==> flow/design.v <==
module floating_mult (
  input         s_axis_a_tvalid,
  input  [31:0] s_axis_a_tdata,
  input         s_axis_b_tvalid,
  input  [31:0] s_axis_b_tdata,
  output        m_axis_result_tvalid,
  output [31:0] m_axis_result_tdata
);
wire [31:0] a = s_axis_a_tdata;
wire [31:0] b = s_axis_b_tdata;
wire        sa = a[31];
wire        sb = b[31];
wire [7:0]  ea = a[30:23];
wire [7:0]  eb = b[30:23];
wire [22:0] fa = a[22:0];
wire [22:0] fb = b[22:0];
wire a_zero = (ea == 8'd0);
wire b_zero = (eb == 8'd0);
wire a_inf  = (ea == 8'hFF) && (fa == 23'd0);
wire b_inf  = (eb == 8'hFF) && (fb == 23'd0);
wire a_nan  = (ea == 8'hFF) && (fa != 23'd0);
wire b_nan  = (eb == 8'hFF) && (fb != 23'd0);
wire        s = sa ^ sb;
wire [47:0] p = {1'b1, fa} * {1'b1, fb};
wire signed [10:0] e0 = $signed({3'b000, ea}) + $signed({3'b000, eb}) - 11'sd127;
reg  [22:0] m;
reg         g;
reg         st;
reg  signed [10:0] e1;
always @(*) begin
  if (p[47]) begin
    m  = p[46:24];
    g  = p[23];
    st = |p[22:0];
    e1 = e0 + 11'sd1;
  end else begin
    m  = p[45:23];
    g  = p[22];
    st = |p[21:0];
    e1 = e0;
  end
end
wire        rnd = g & (st | m[0]);
wire [23:0] mr  = {1'b0, m} + {23'd0, rnd};
wire signed [10:0] e2 = mr[23] ? e1 + 11'sd1 : e1;
wire [22:0] mf  = mr[22:0];
reg [31:0] r;
always @(*) begin
  if (a_nan || b_nan || (a_inf && b_zero) || (b_inf && a_zero))
    r = 32'h7FC00000;
  else if (a_inf || b_inf)
    r = {s, 8'hFF, 23'd0};
  else if (a_zero || b_zero)
    r = {s, 31'd0};
  else if (e2 >= 11'sd255)
    r = {s, 8'hFF, 23'd0};
  else if (e2 <= 11'sd0)
    r = {s, 31'd0};
  else
    r = {s, e2[7:0], mf};
end
assign m_axis_result_tdata  = r;
assign m_axis_result_tvalid = 1'b1;
endmodule
module floating_adder (
  input         s_axis_a_tvalid,
  input  [31:0] s_axis_a_tdata,
  input         s_axis_a_tlast,
  input         s_axis_b_tvalid,
  input  [31:0] s_axis_b_tdata,
  output        m_axis_result_tvalid,
  output [31:0] m_axis_result_tdata,
  output        m_axis_result_tlast
);
wire [31:0] a = s_axis_a_tdata;
wire [31:0] b = s_axis_b_tdata;
wire a_zero = (a[30:23] == 8'd0);
wire b_zero = (b[30:23] == 8'd0);
wire a_inf  = (a[30:23] == 8'hFF) && (a[22:0] == 23'd0);
wire b_inf  = (b[30:23] == 8'hFF) && (b[22:0] == 23'd0);
wire a_nan  = (a[30:23] == 8'hFF) && (a[22:0] != 23'd0);
wire b_nan  = (b[30:23] == 8'hFF) && (b[22:0] != 23'd0);
wire        swap = (b[30:0] > a[30:0]);
wire [31:0] x = swap ? b : a;
wire [31:0] y = swap ? a : b;
wire        sx = x[31];
wire        sy = y[31];
wire [7:0]  ex = x[30:23];
wire [7:0]  ey = y[30:23];
wire [7:0]  d  = ex - ey;
wire        sub = sx ^ sy;
wire [26:0] mx = {1'b1, x[22:0], 3'b000};
wire [26:0] my = {1'b1, y[22:0], 3'b000};
wire        far    = (d >= 8'd27);
wire [26:0] my_sh  = far ? 27'd0 : (my >> d[4:0]);
wire [26:0] lost   = far ? my : (my & ~(27'h7FFFFFF << d[4:0]));
wire        sticky = |lost;
wire [26:0] my_al = {my_sh[26:1], my_sh[0] | sticky};
wire [27:0] s0 = sub ? ({1'b0, mx} - {1'b0, my_al}) : ({1'b0, mx} + {1'b0, my_al});
reg  [4:0]  lz;
always @(*) begin
  casez (s0[26:0])
    27'b1??????????????????????????: lz = 5'd0;
    27'b01?????????????????????????: lz = 5'd1;
    27'b001????????????????????????: lz = 5'd2;
    27'b0001???????????????????????: lz = 5'd3;
    27'b00001??????????????????????: lz = 5'd4;
    27'b000001?????????????????????: lz = 5'd5;
    27'b0000001????????????????????: lz = 5'd6;
    27'b00000001???????????????????: lz = 5'd7;
    27'b000000001??????????????????: lz = 5'd8;
    27'b0000000001?????????????????: lz = 5'd9;
    27'b00000000001????????????????: lz = 5'd10;
    27'b000000000001???????????????: lz = 5'd11;
    27'b0000000000001??????????????: lz = 5'd12;
    27'b00000000000001?????????????: lz = 5'd13;
    27'b000000000000001????????????: lz = 5'd14;
    27'b0000000000000001???????????: lz = 5'd15;
    27'b00000000000000001??????????: lz = 5'd16;
    27'b000000000000000001?????????: lz = 5'd17;
    27'b0000000000000000001????????: lz = 5'd18;
    27'b00000000000000000001???????: lz = 5'd19;
    27'b000000000000000000001??????: lz = 5'd20;
    27'b0000000000000000000001?????: lz = 5'd21;
    27'b00000000000000000000001????: lz = 5'd22;
    27'b000000000000000000000001???: lz = 5'd23;
    27'b0000000000000000000000001??: lz = 5'd24;
    27'b00000000000000000000000001?: lz = 5'd25;
    27'b000000000000000000000000001: lz = 5'd26;
    default:                          lz = 5'd27;
  endcase
end
wire [26:0] n  = s0[27] ? {s0[27:2], s0[1] | s0[0]} : (s0[26:0] << lz);
wire signed [9:0] en = s0[27] ? $signed({2'b00, ex}) + 10'sd1
                              : $signed({2'b00, ex}) - $signed({5'd0, lz});
wire        g   = n[2];
wire        st  = n[1] | n[0];
wire [22:0] m   = n[25:3];
wire        rnd = g & (st | m[0]);
wire [23:0] mr  = {1'b0, m} + {23'd0, rnd};
wire signed [9:0] e2 = mr[23] ? en + 10'sd1 : en;
reg [31:0] r;
always @(*) begin
  if (a_nan || b_nan || (a_inf && b_inf && (a[31] != b[31])))
    r = 32'h7FC00000;
  else if (a_inf)
    r = a;
  else if (b_inf)
    r = b;
  else if (a_zero && b_zero)
    r = {a[31] & b[31], 31'd0};
  else if (b_zero)
    r = a;
  else if (a_zero)
    r = b;
  else if (s0 == 28'd0)
    r = 32'd0;
  else if (e2 >= 10'sd255)
    r = {sx, 8'hFF, 23'd0};
  else if (e2 <= 10'sd0)
    r = {sx, 31'd0};
  else
    r = {sx, e2[7:0], mr[22:0]};
end
assign m_axis_result_tdata  = r;
assign m_axis_result_tvalid = 1'b1;
assign m_axis_result_tlast  = 1'b0;
endmodule
module conv_kernel(
	clk,
	rst_n,
	clear,
	i_pixel,
	i_weight,
	o_pixel
);
parameter	WIDTH	=	32;
input					clk;
input					rst_n;
input					clear;
input	[WIDTH-1:0]		i_pixel;
input	[WIDTH-1:0]		i_weight;
output	[WIDTH-1:0]		o_pixel;
reg		[WIDTH-1:0]		o_pixel;
reg		[WIDTH-1:0]		mult_a;
reg		[WIDTH-1:0]		mult_b;
wire	[WIDTH-1:0]		product;
reg		[WIDTH-1:0]		add_a;
reg		[WIDTH-1:0]		add_b;
wire	[WIDTH-1:0]		sum;
always @(posedge clk, negedge rst_n)	begin
	if(!rst_n) begin
		mult_a		<=	32'b0;
		mult_b		<=	32'b0;
	end
	else begin
		mult_a		<=	i_pixel;
		mult_b		<=	i_weight;
	end
end
always @(posedge clk, negedge rst_n)	begin
	if(!rst_n) begin
		add_a		<=	32'b0;
		add_b		<=	32'b0;
	end
	else if (clear) begin
		add_a		<=	32'b0;
		add_b		<=	32'b0;
	end			
	else begin
		add_a		<=	product;
		add_b		<=	sum;
	end
end
always @(posedge clk, negedge rst_n)	begin
	if(!rst_n) begin
		o_pixel		<=	32'b0;
	end
	else if (clear) begin
		o_pixel		<=	32'b0;
	end
	else begin
		o_pixel		<=	sum;
	end
end
floating_adder U_floating_adder (
  .s_axis_a_tvalid(),             
  .s_axis_a_tdata(add_a),               
  .s_axis_a_tlast(),               
  .s_axis_b_tvalid(),             
  .s_axis_b_tdata(add_b),               
  .m_axis_result_tvalid(),   
  .m_axis_result_tdata(sum),     
  .m_axis_result_tlast()     
);
floating_mult U_floating_mult (
  .s_axis_a_tvalid(),             
  .s_axis_a_tdata(mult_a),               
  .s_axis_b_tvalid(),             
  .s_axis_b_tdata(mult_b),               
  .m_axis_result_tvalid(),   
  .m_axis_result_tdata(product)     
);
endmodule
* Reports on conv_kernel
Tool output for the design above, in the order of the flow. Line numbers count from 1 in the design file above. A cell with - has no value.
Design: top module conv_kernel, clock port clk, standard-cell library sky130hd, library corner tt_025C_1v80

* Word level
Counts by Yosys on the flattened word-level netlist (proc, flatten, opt, wreduce; memories kept). Register bits leave out memories and registers merged into their read ports (data or address). Print and check cells are left out. Cells with the same type and inputs are merged into one.
Operators by class: multipliers 1, multiplexer cells 30, add/subtract/negate cells 12, reductions and logical operators 37, magnitude comparators 6, equality and inequality tests 33, bitwise operators 12, shift operators 3
Operator list (number):
- 24-bit by 24-bit multiplier with 48-bit output | 1
- 32-bit 2-to-1 mux | 12
- 31-bit 2-to-1 mux | 6
- 5-bit case mux with 27-bit select | 1
- 23-bit logical NOT | 4
- 23-bit nonzero test | 4
- 27-bit 2-to-1 mux | 2
- 23-bit by 1-bit adder with 24-bit output | 2
- 8-bit == test (second input constant) | 4
- 8-bit logical NOT | 4
- 31-bit > comparator | 1
- 27-bit by 27-bit adder with 28-bit output | 1
- 27-bit by 27-bit subtractor with 28-bit output | 1
- 28-bit logical NOT | 1
- 28-bit 2-to-1 mux | 1
- 27-bit by 1-bit == test with 1-bit output (second input constant) | 1
- 27-bit AND | 1
- 27-bit by 5-bit left shift with 26-bit output | 1
- 27-bit by 5-bit >> shifter with 27-bit output | 1
- 27-bit by 5-bit left shift with 27-bit output (first input constant) | 1
- 27-bit NOT | 1
- 27-bit OR reduction | 1
- 26-bit by 1-bit == test with 1-bit output (second input constant) | 1
- 26-bit 2-to-1 mux | 1
- 25-bit by 1-bit == test with 1-bit output (second input constant) | 1
- 24-bit by 1-bit == test with 1-bit output (second input constant) | 1
- 23-bit by 1-bit == test with 1-bit output (second input constant) | 1
- 23-bit OR reduction | 1
Other operator kinds: 47; their cells: 76.
Bit counts: word-level cells 138, input bits 67, output and inout bits 32, flip-flop bits (word level) 128

* Depth
Yosys ltp: most cells in a row. Word level: on the elaborated netlist, between registers, memories and ports. Mapped: between sequential cells and ports; inverters and the memories' decode and read muxes count.
Logic depth: word-level depth 31, ABC_AREA 1, gate-level depth with buffers 88, mapped depth without buffers 83

* After synthesis
The flow's flattened synthesis, as Yosys stat reports it; memories are mapped. The netlist is that of the ABC_AREA named above (0 if unset); the other value can give another one. Totals and module areas in this step are rounded.
Mapped netlist: mapped flip-flops 128, chip area (Yosys) 0.03624 mm², cell count 5319, sequential part of the area 0.003203 mm², buffers 202
Cells by type:
- sky130_fd_sc_hd__fa_1 | number 485, total area 9.71E+03 µm²
- sky130_fd_sc_hd__nand2_1 | number 1538, total area 5.77E+03 µm²
- sky130_fd_sc_hd__inv_1 | number 1145, total area 4.3E+03 µm²
- sky130_fd_sc_hd__ha_1 | number 273, total area 3.42E+03 µm²
- sky130_fd_sc_hd__dfrtp_1 | number 128, total area 3.2E+03 µm²
- sky130_fd_sc_hd__nand3_1 | number 376, total area 1.88E+03 µm²
- sky130_fd_sc_hd__nor2_1 | number 252, total area 945.907 µm²
- sky130_fd_sc_hd__o21ai_0 | number 172, total area 860.826 µm²
- sky130_fd_sc_hd__a21oi_1 | number 170, total area 850.816 µm²
- sky130_fd_sc_hd__xor2_1 | number 80, total area 700.672 µm²
- sky130_fd_sc_hd__clkbuf_1 | number 139, total area 521.75 µm²
- sky130_fd_sc_hd__nand4_1 | number 63, total area 394.128 µm²
- sky130_fd_sc_hd__nor3_1 | number 57, total area 285.274 µm²
- sky130_fd_sc_hd__xnor2_1 | number 28, total area 245.235 µm²
- sky130_fd_sc_hd__nor4_1 | number 38, total area 237.728 µm²
- sky130_fd_sc_hd__nand2_2 | number 37, total area 231.472 µm²
- sky130_fd_sc_hd__nand3_2 | number 22, total area 220.211 µm²
- sky130_fd_sc_hd__buf_6 | number 17, total area 191.434 µm²
Not listed: further types 55, cells in them 299.

* Timing after synthesis
Source: OpenSTA report_checks on the synthesized netlist (no wires, ideal clock, input and output delay 20% of the period each), path of least setup slack; recovery checks are left aside. Register names are those of the netlist, which keeps one name where synthesis merged equal registers.
Path after synthesis: kind reg-to-reg, from register add_a[26], to register add_b[12], stages 81, path buffers 7, path slack 2.021 ns, setup time 0.116 ns, data required time 11.884 ns, data arrival time 9.863 ns, period 12.0 ns, launch time at the first pin 0.000 ns, delay of the path 9.979 ns, synthesis period reached 9.979 ns
"delay of the path" = arrival - input delay + setup time. "stages" counts driving pins, that of a launching flip-flop among them; a cell with two outputs on the path counts twice. "synthesis period reached" is the clock period less the worst setup slack; recovery checks do not enter. This is arithmetic on one report: input and output delays are still those of the set period (20% each). The rows between start and end are the longest chain of elaborated cells between them; the timing report does not say that the signal goes this way. Where chains are equally long, one stands for them. Each line given opens the expression or statement behind the cell; cells for indexed reads and writes are added by Yosys, which also makes memories of some case tables. At most two assigning lines are given for a register; there are more.
Between the ends, after synthesis: path through sky130_fd_sc_hd__dfrtp_1 -> sky130_fd_sc_hd__inv_1 -> sky130_fd_sc_hd__ha_1 -> sky130_fd_sc_hd__buf_2 -> sky130_fd_sc_hd__nand2_1 -> sky130_fd_sc_hd__inv_2 -> sky130_fd_sc_hd__nand2_1 -> sky130_fd_sc_hd__nand2_1 -> sky130_fd_sc_hd__nand2_1 -> sky130_fd_sc_hd__nand3_1 -> sky130_fd_sc_hd__nor2_1 -> sky130_fd_sc_hd__nand2_4 -> sky130_fd_sc_hd__nand3_1 -> sky130_fd_sc_hd__nand3_2 -> sky130_fd_sc_hd__ha_1 -> sky130_fd_sc_hd__inv_1 -> sky130_fd_sc_hd__nand2_2 -> sky130_fd_sc_hd__nand2_1 -> [... 45 more ...] -> sky130_fd_sc_hd__nor2_1 -> sky130_fd_sc_hd__nor2_1 -> sky130_fd_sc_hd__nor2_1 -> sky130_fd_sc_hd__o41ai_1 -> sky130_fd_sc_hd__xor2_1 -> sky130_fd_sc_hd__nor3_1 -> sky130_fd_sc_hd__nand2_1 -> sky130_fd_sc_hd__o21ai_4 -> sky130_fd_sc_hd__inv_2 -> sky130_fd_sc_hd__nor2_4 -> sky130_fd_sc_hd__nand3_4 -> sky130_fd_sc_hd__nand2_4 -> sky130_fd_sc_hd__inv_4 -> sky130_fd_sc_hd__nand3_4 -> sky130_fd_sc_hd__buf_8 -> sky130_fd_sc_hd__o21ai_2 -> sky130_fd_sc_hd__nand2_1 -> sky130_fd_sc_hd__nand2_1, cells in the longest elaborated chain 31, elaborated cells on any way between the ends 81, those cells by class 7 x add/sub; 4 x compare; 29 x eq/ne; 3 x shift; 19 x mux; 8 x logic; 11 x reduce/logical
Ends and longest elaborated chain, after synthesis:
- start: declaration | RTL line 188 | reg [WIDTH-1:0] add_a;
- start: assignment | RTL line 203 | add_a <= 32'b0;
- start: assignment | RTL line 211
- 31-bit > comparator | RTL line 83 | wire        swap = (b[30:0] > a[30:0]);
- 32-bit 2-to-1 mux | RTL line 84 | wire [31:0] x = swap ? b : a;
- 8-bit subtractor | RTL line 90 | wire [7:0]  d  = ex - ey;
- 27-bit by 5-bit left shift with 27-bit output | RTL line 96 | wire [26:0] lost   = far ? my : (my & ~(27'h7FFFFFF << d[4:0]));
- 27-bit NOT | RTL line 96
- 27-bit AND | RTL line 96
- 27-bit 2-to-1 mux | RTL line 96
- [... 17 more ...]
- 32-bit 2-to-1 mux | RTL line 154 | else if (a_zero)
- 32-bit 2-to-1 mux | RTL line 152 | else if (b_zero)
- 32-bit 2-to-1 mux | RTL line 150 | else if (a_zero && b_zero)
- 32-bit 2-to-1 mux | RTL line 148 | else if (b_inf)
- 32-bit 2-to-1 mux | RTL line 146 | else if (a_inf)
- 32-bit 2-to-1 mux | RTL line 144 | if (a_nan || b_nan || (a_inf && b_inf && (a[31] != b[31])))
- 32-bit 2-to-1 mux | RTL line 206 | else if (clear) begin
- end: assignment | RTL line 204 | add_b <= 32'b0;
- end: assignment | RTL line 212 | add_b <= sum;
- end: declaration | RTL line 189 | reg [WIDTH-1:0] add_b;

* Path in the finished layout
Path of least setup slack in the final report of run 1 (OpenROAD, finished layout, wires in). Where an end is a register, its clock arrival counts in the times.
Path after layout: kind reg-to-reg, from register add_a[19], to register add_b[12], launch time at the first pin 0.48 ns, setup time 0.11 ns, period 8.43 ns, data required time 8.80 ns, path slack -2.35 ns, stages 77, data arrival time 11.15 ns, path buffers 21
The rows between start and end are the longest chain of elaborated cells between them; the timing report does not say that the signal goes this way. Where chains are equally long, one stands for them. At most two assigning lines are given for a register; there are more.
Between the ends, after layout: path through sky130_fd_sc_hd__dfrtp_1 -> sky130_fd_sc_hd__inv_2 -> sky130_fd_sc_hd__ha_4 -> sky130_fd_sc_hd__nand4_1 -> sky130_fd_sc_hd__buf_4 -> sky130_fd_sc_hd__nor2_2 -> sky130_fd_sc_hd__nand2_1 -> sky130_fd_sc_hd__nand2_2 -> sky130_fd_sc_hd__nor2_4 -> sky130_fd_sc_hd__nand2_8 -> sky130_fd_sc_hd__nand2_8 -> sky130_fd_sc_hd__nand2_4 -> sky130_fd_sc_hd__nand3_4 -> sky130_fd_sc_hd__ha_4 -> sky130_fd_sc_hd__clkinvlp_4 -> sky130_fd_sc_hd__buf_12 -> sky130_fd_sc_hd__buf_12 -> sky130_fd_sc_hd__buf_8 -> [... 41 more ...] -> sky130_fd_sc_hd__nor2_2 -> sky130_fd_sc_hd__o41ai_2 -> sky130_fd_sc_hd__xor2_1 -> sky130_fd_sc_hd__buf_4 -> sky130_fd_sc_hd__nor3_4 -> sky130_fd_sc_hd__buf_4 -> sky130_fd_sc_hd__nand2_1 -> sky130_fd_sc_hd__o21ai_4 -> sky130_fd_sc_hd__inv_2 -> sky130_fd_sc_hd__nor2_4 -> sky130_fd_sc_hd__nand3_4 -> sky130_fd_sc_hd__nand2_4 -> sky130_fd_sc_hd__clkinv_4 -> sky130_fd_sc_hd__nand3_4 -> sky130_fd_sc_hd__buf_16 -> sky130_fd_sc_hd__o21ai_2 -> sky130_fd_sc_hd__nand2_1 -> sky130_fd_sc_hd__nand2_1, cells in the longest elaborated chain 31, elaborated cells on any way between the ends 80, those cells by class 7 x add/sub; 4 x compare; 28 x eq/ne; 3 x shift; 19 x mux; 8 x logic; 11 x reduce/logical
Ends and longest elaborated chain, after layout:
- start: declaration | RTL line 188 | reg [WIDTH-1:0] add_a;
- start: assignment | RTL line 203 | add_a <= 32'b0;
- start: assignment | RTL line 211
- 31-bit > comparator | RTL line 83 | wire        swap = (b[30:0] > a[30:0]);
- 32-bit 2-to-1 mux | RTL line 84 | wire [31:0] x = swap ? b : a;
- 8-bit subtractor | RTL line 90 | wire [7:0]  d  = ex - ey;
- 27-bit by 5-bit left shift with 27-bit output | RTL line 96 | wire [26:0] lost   = far ? my : (my & ~(27'h7FFFFFF << d[4:0]));
- 27-bit NOT | RTL line 96
- 27-bit AND | RTL line 96
- 27-bit 2-to-1 mux | RTL line 96
- [... 17 more ...]
- 32-bit 2-to-1 mux | RTL line 154 | else if (a_zero)
- 32-bit 2-to-1 mux | RTL line 152 | else if (b_zero)
- 32-bit 2-to-1 mux | RTL line 150 | else if (a_zero && b_zero)
- 32-bit 2-to-1 mux | RTL line 148 | else if (b_inf)
- 32-bit 2-to-1 mux | RTL line 146 | else if (a_inf)
- 32-bit 2-to-1 mux | RTL line 144 | if (a_nan || b_nan || (a_inf && b_inf && (a[31] != b[31])))
- 32-bit 2-to-1 mux | RTL line 206 | else if (clear) begin
- end: assignment | RTL line 204 | add_b <= 32'b0;
- end: assignment | RTL line 212 | add_b <= sum;
- end: declaration | RTL line 189 | reg [WIDTH-1:0] add_b;

conv_kernel through Yosys and OpenROAD on sky130hd: 3 stored runs, unordered, with their settings and measured results. The constraints put input and output delay at 20% of the set period each and load the outputs with 0.01 pF.
By "period achieved" is meant the clock period of the run minus its worst setup slack. This is arithmetic on one report: input and output delays are still those of the set period (20% each).
"allowed time less slack (worst setup path)" means the part of the period allowed to the worst setup path (the constraints hold back 20% at inputs and 20% at outputs) less its slack; where the path has registers, the arrival times of their clocks count too.
Values from the reports are rounded here.

* Run 1 | settings: ABC_AREA 1; CAP_MARGIN 35; CELL_PAD_IN_SITES_DETAIL_PLACEMENT 1; CELL_PAD_IN_SITES_GLOBAL_PLACEMENT 3; CORE_ASPECT_RATIO 1.79; CTS_CLUSTER_DIAMETER 283; CTS_CLUSTER_SIZE 31; GPL_ROUTABILITY_DRIVEN 0; MAX_ROUTING_LAYER met4; PLACE_DENSITY_LB_ADDON 0.07; SETUP_SLACK_MARGIN 0.69; TNS_END_PERCENT 70; period_ns 8.43; CORE_MARGIN 2; CORE_UTILIZATION 40; SLEW_MARGIN 20 | results: allowed time less slack (worst setup path) 10.78 ns; critical path type reg-to-reg; final worst hold slack 0.643 ns; period achieved 10.781 ns; full die area 0.09313 mm²; worst setup slack after layout -2.352 ns; total negative slack on setup checks -130.0 ns; synthesized cell area 0.03624 mm²; area of the standard cells in the finished layout 0.05195 mm²; post-layout utilization 57.9 %
* Run 2 | settings: CAP_MARGIN 30; CELL_PAD_IN_SITES_DETAIL_PLACEMENT 0; CELL_PAD_IN_SITES_GLOBAL_PLACEMENT 0; CORE_ASPECT_RATIO 1.37; CORE_MARGIN 5; CORE_UTILIZATION 27; CTS_CLUSTER_DIAMETER 198; CTS_CLUSTER_SIZE 90; GPL_ROUTABILITY_DRIVEN 0; GPL_TIMING_DRIVEN 1; MAX_ROUTING_LAYER met4; PLACE_DENSITY_LB_ADDON 0.22; SLEW_MARGIN 35; TNS_END_PERCENT 40; period_ns 9.21 | results: period achieved 11.025 ns; allowed time less slack (worst setup path) 11.02 ns; critical path type reg-to-reg; worst setup slack after layout -1.815 ns; post-layout utilization 37.3 %; area of the standard cells in the finished layout 0.04979 mm²; total negative slack on setup checks -60.02 ns; final worst hold slack 0.515 ns; synthesized cell area 0.03618 mm²; full die area 0.1415 mm²
* Run 3 | settings: CELL_PAD_IN_SITES_DETAIL_PLACEMENT 1; CORE_UTILIZATION 39; GPL_TIMING_DRIVEN 0; MAX_ROUTING_LAYER met4; PLACE_DENSITY_LB_ADDON 0.12; SETUP_SLACK_MARGIN 3.19; period_ns 20.4; CAP_MARGIN 20; CORE_MARGIN 2; SLEW_MARGIN 20 | results: allowed time less slack (worst setup path) 16.20 ns; critical path type reg-to-reg; worst setup slack after layout 4.205 ns; final worst hold slack 0.581 ns; post-layout utilization 43.1 %; synthesized cell area 0.03618 mm²; area of the standard cells in the finished layout 0.03957 mm²; total negative slack on setup checks 0.000 ns; full die area 0.09523 mm²; period achieved 16.195 ns
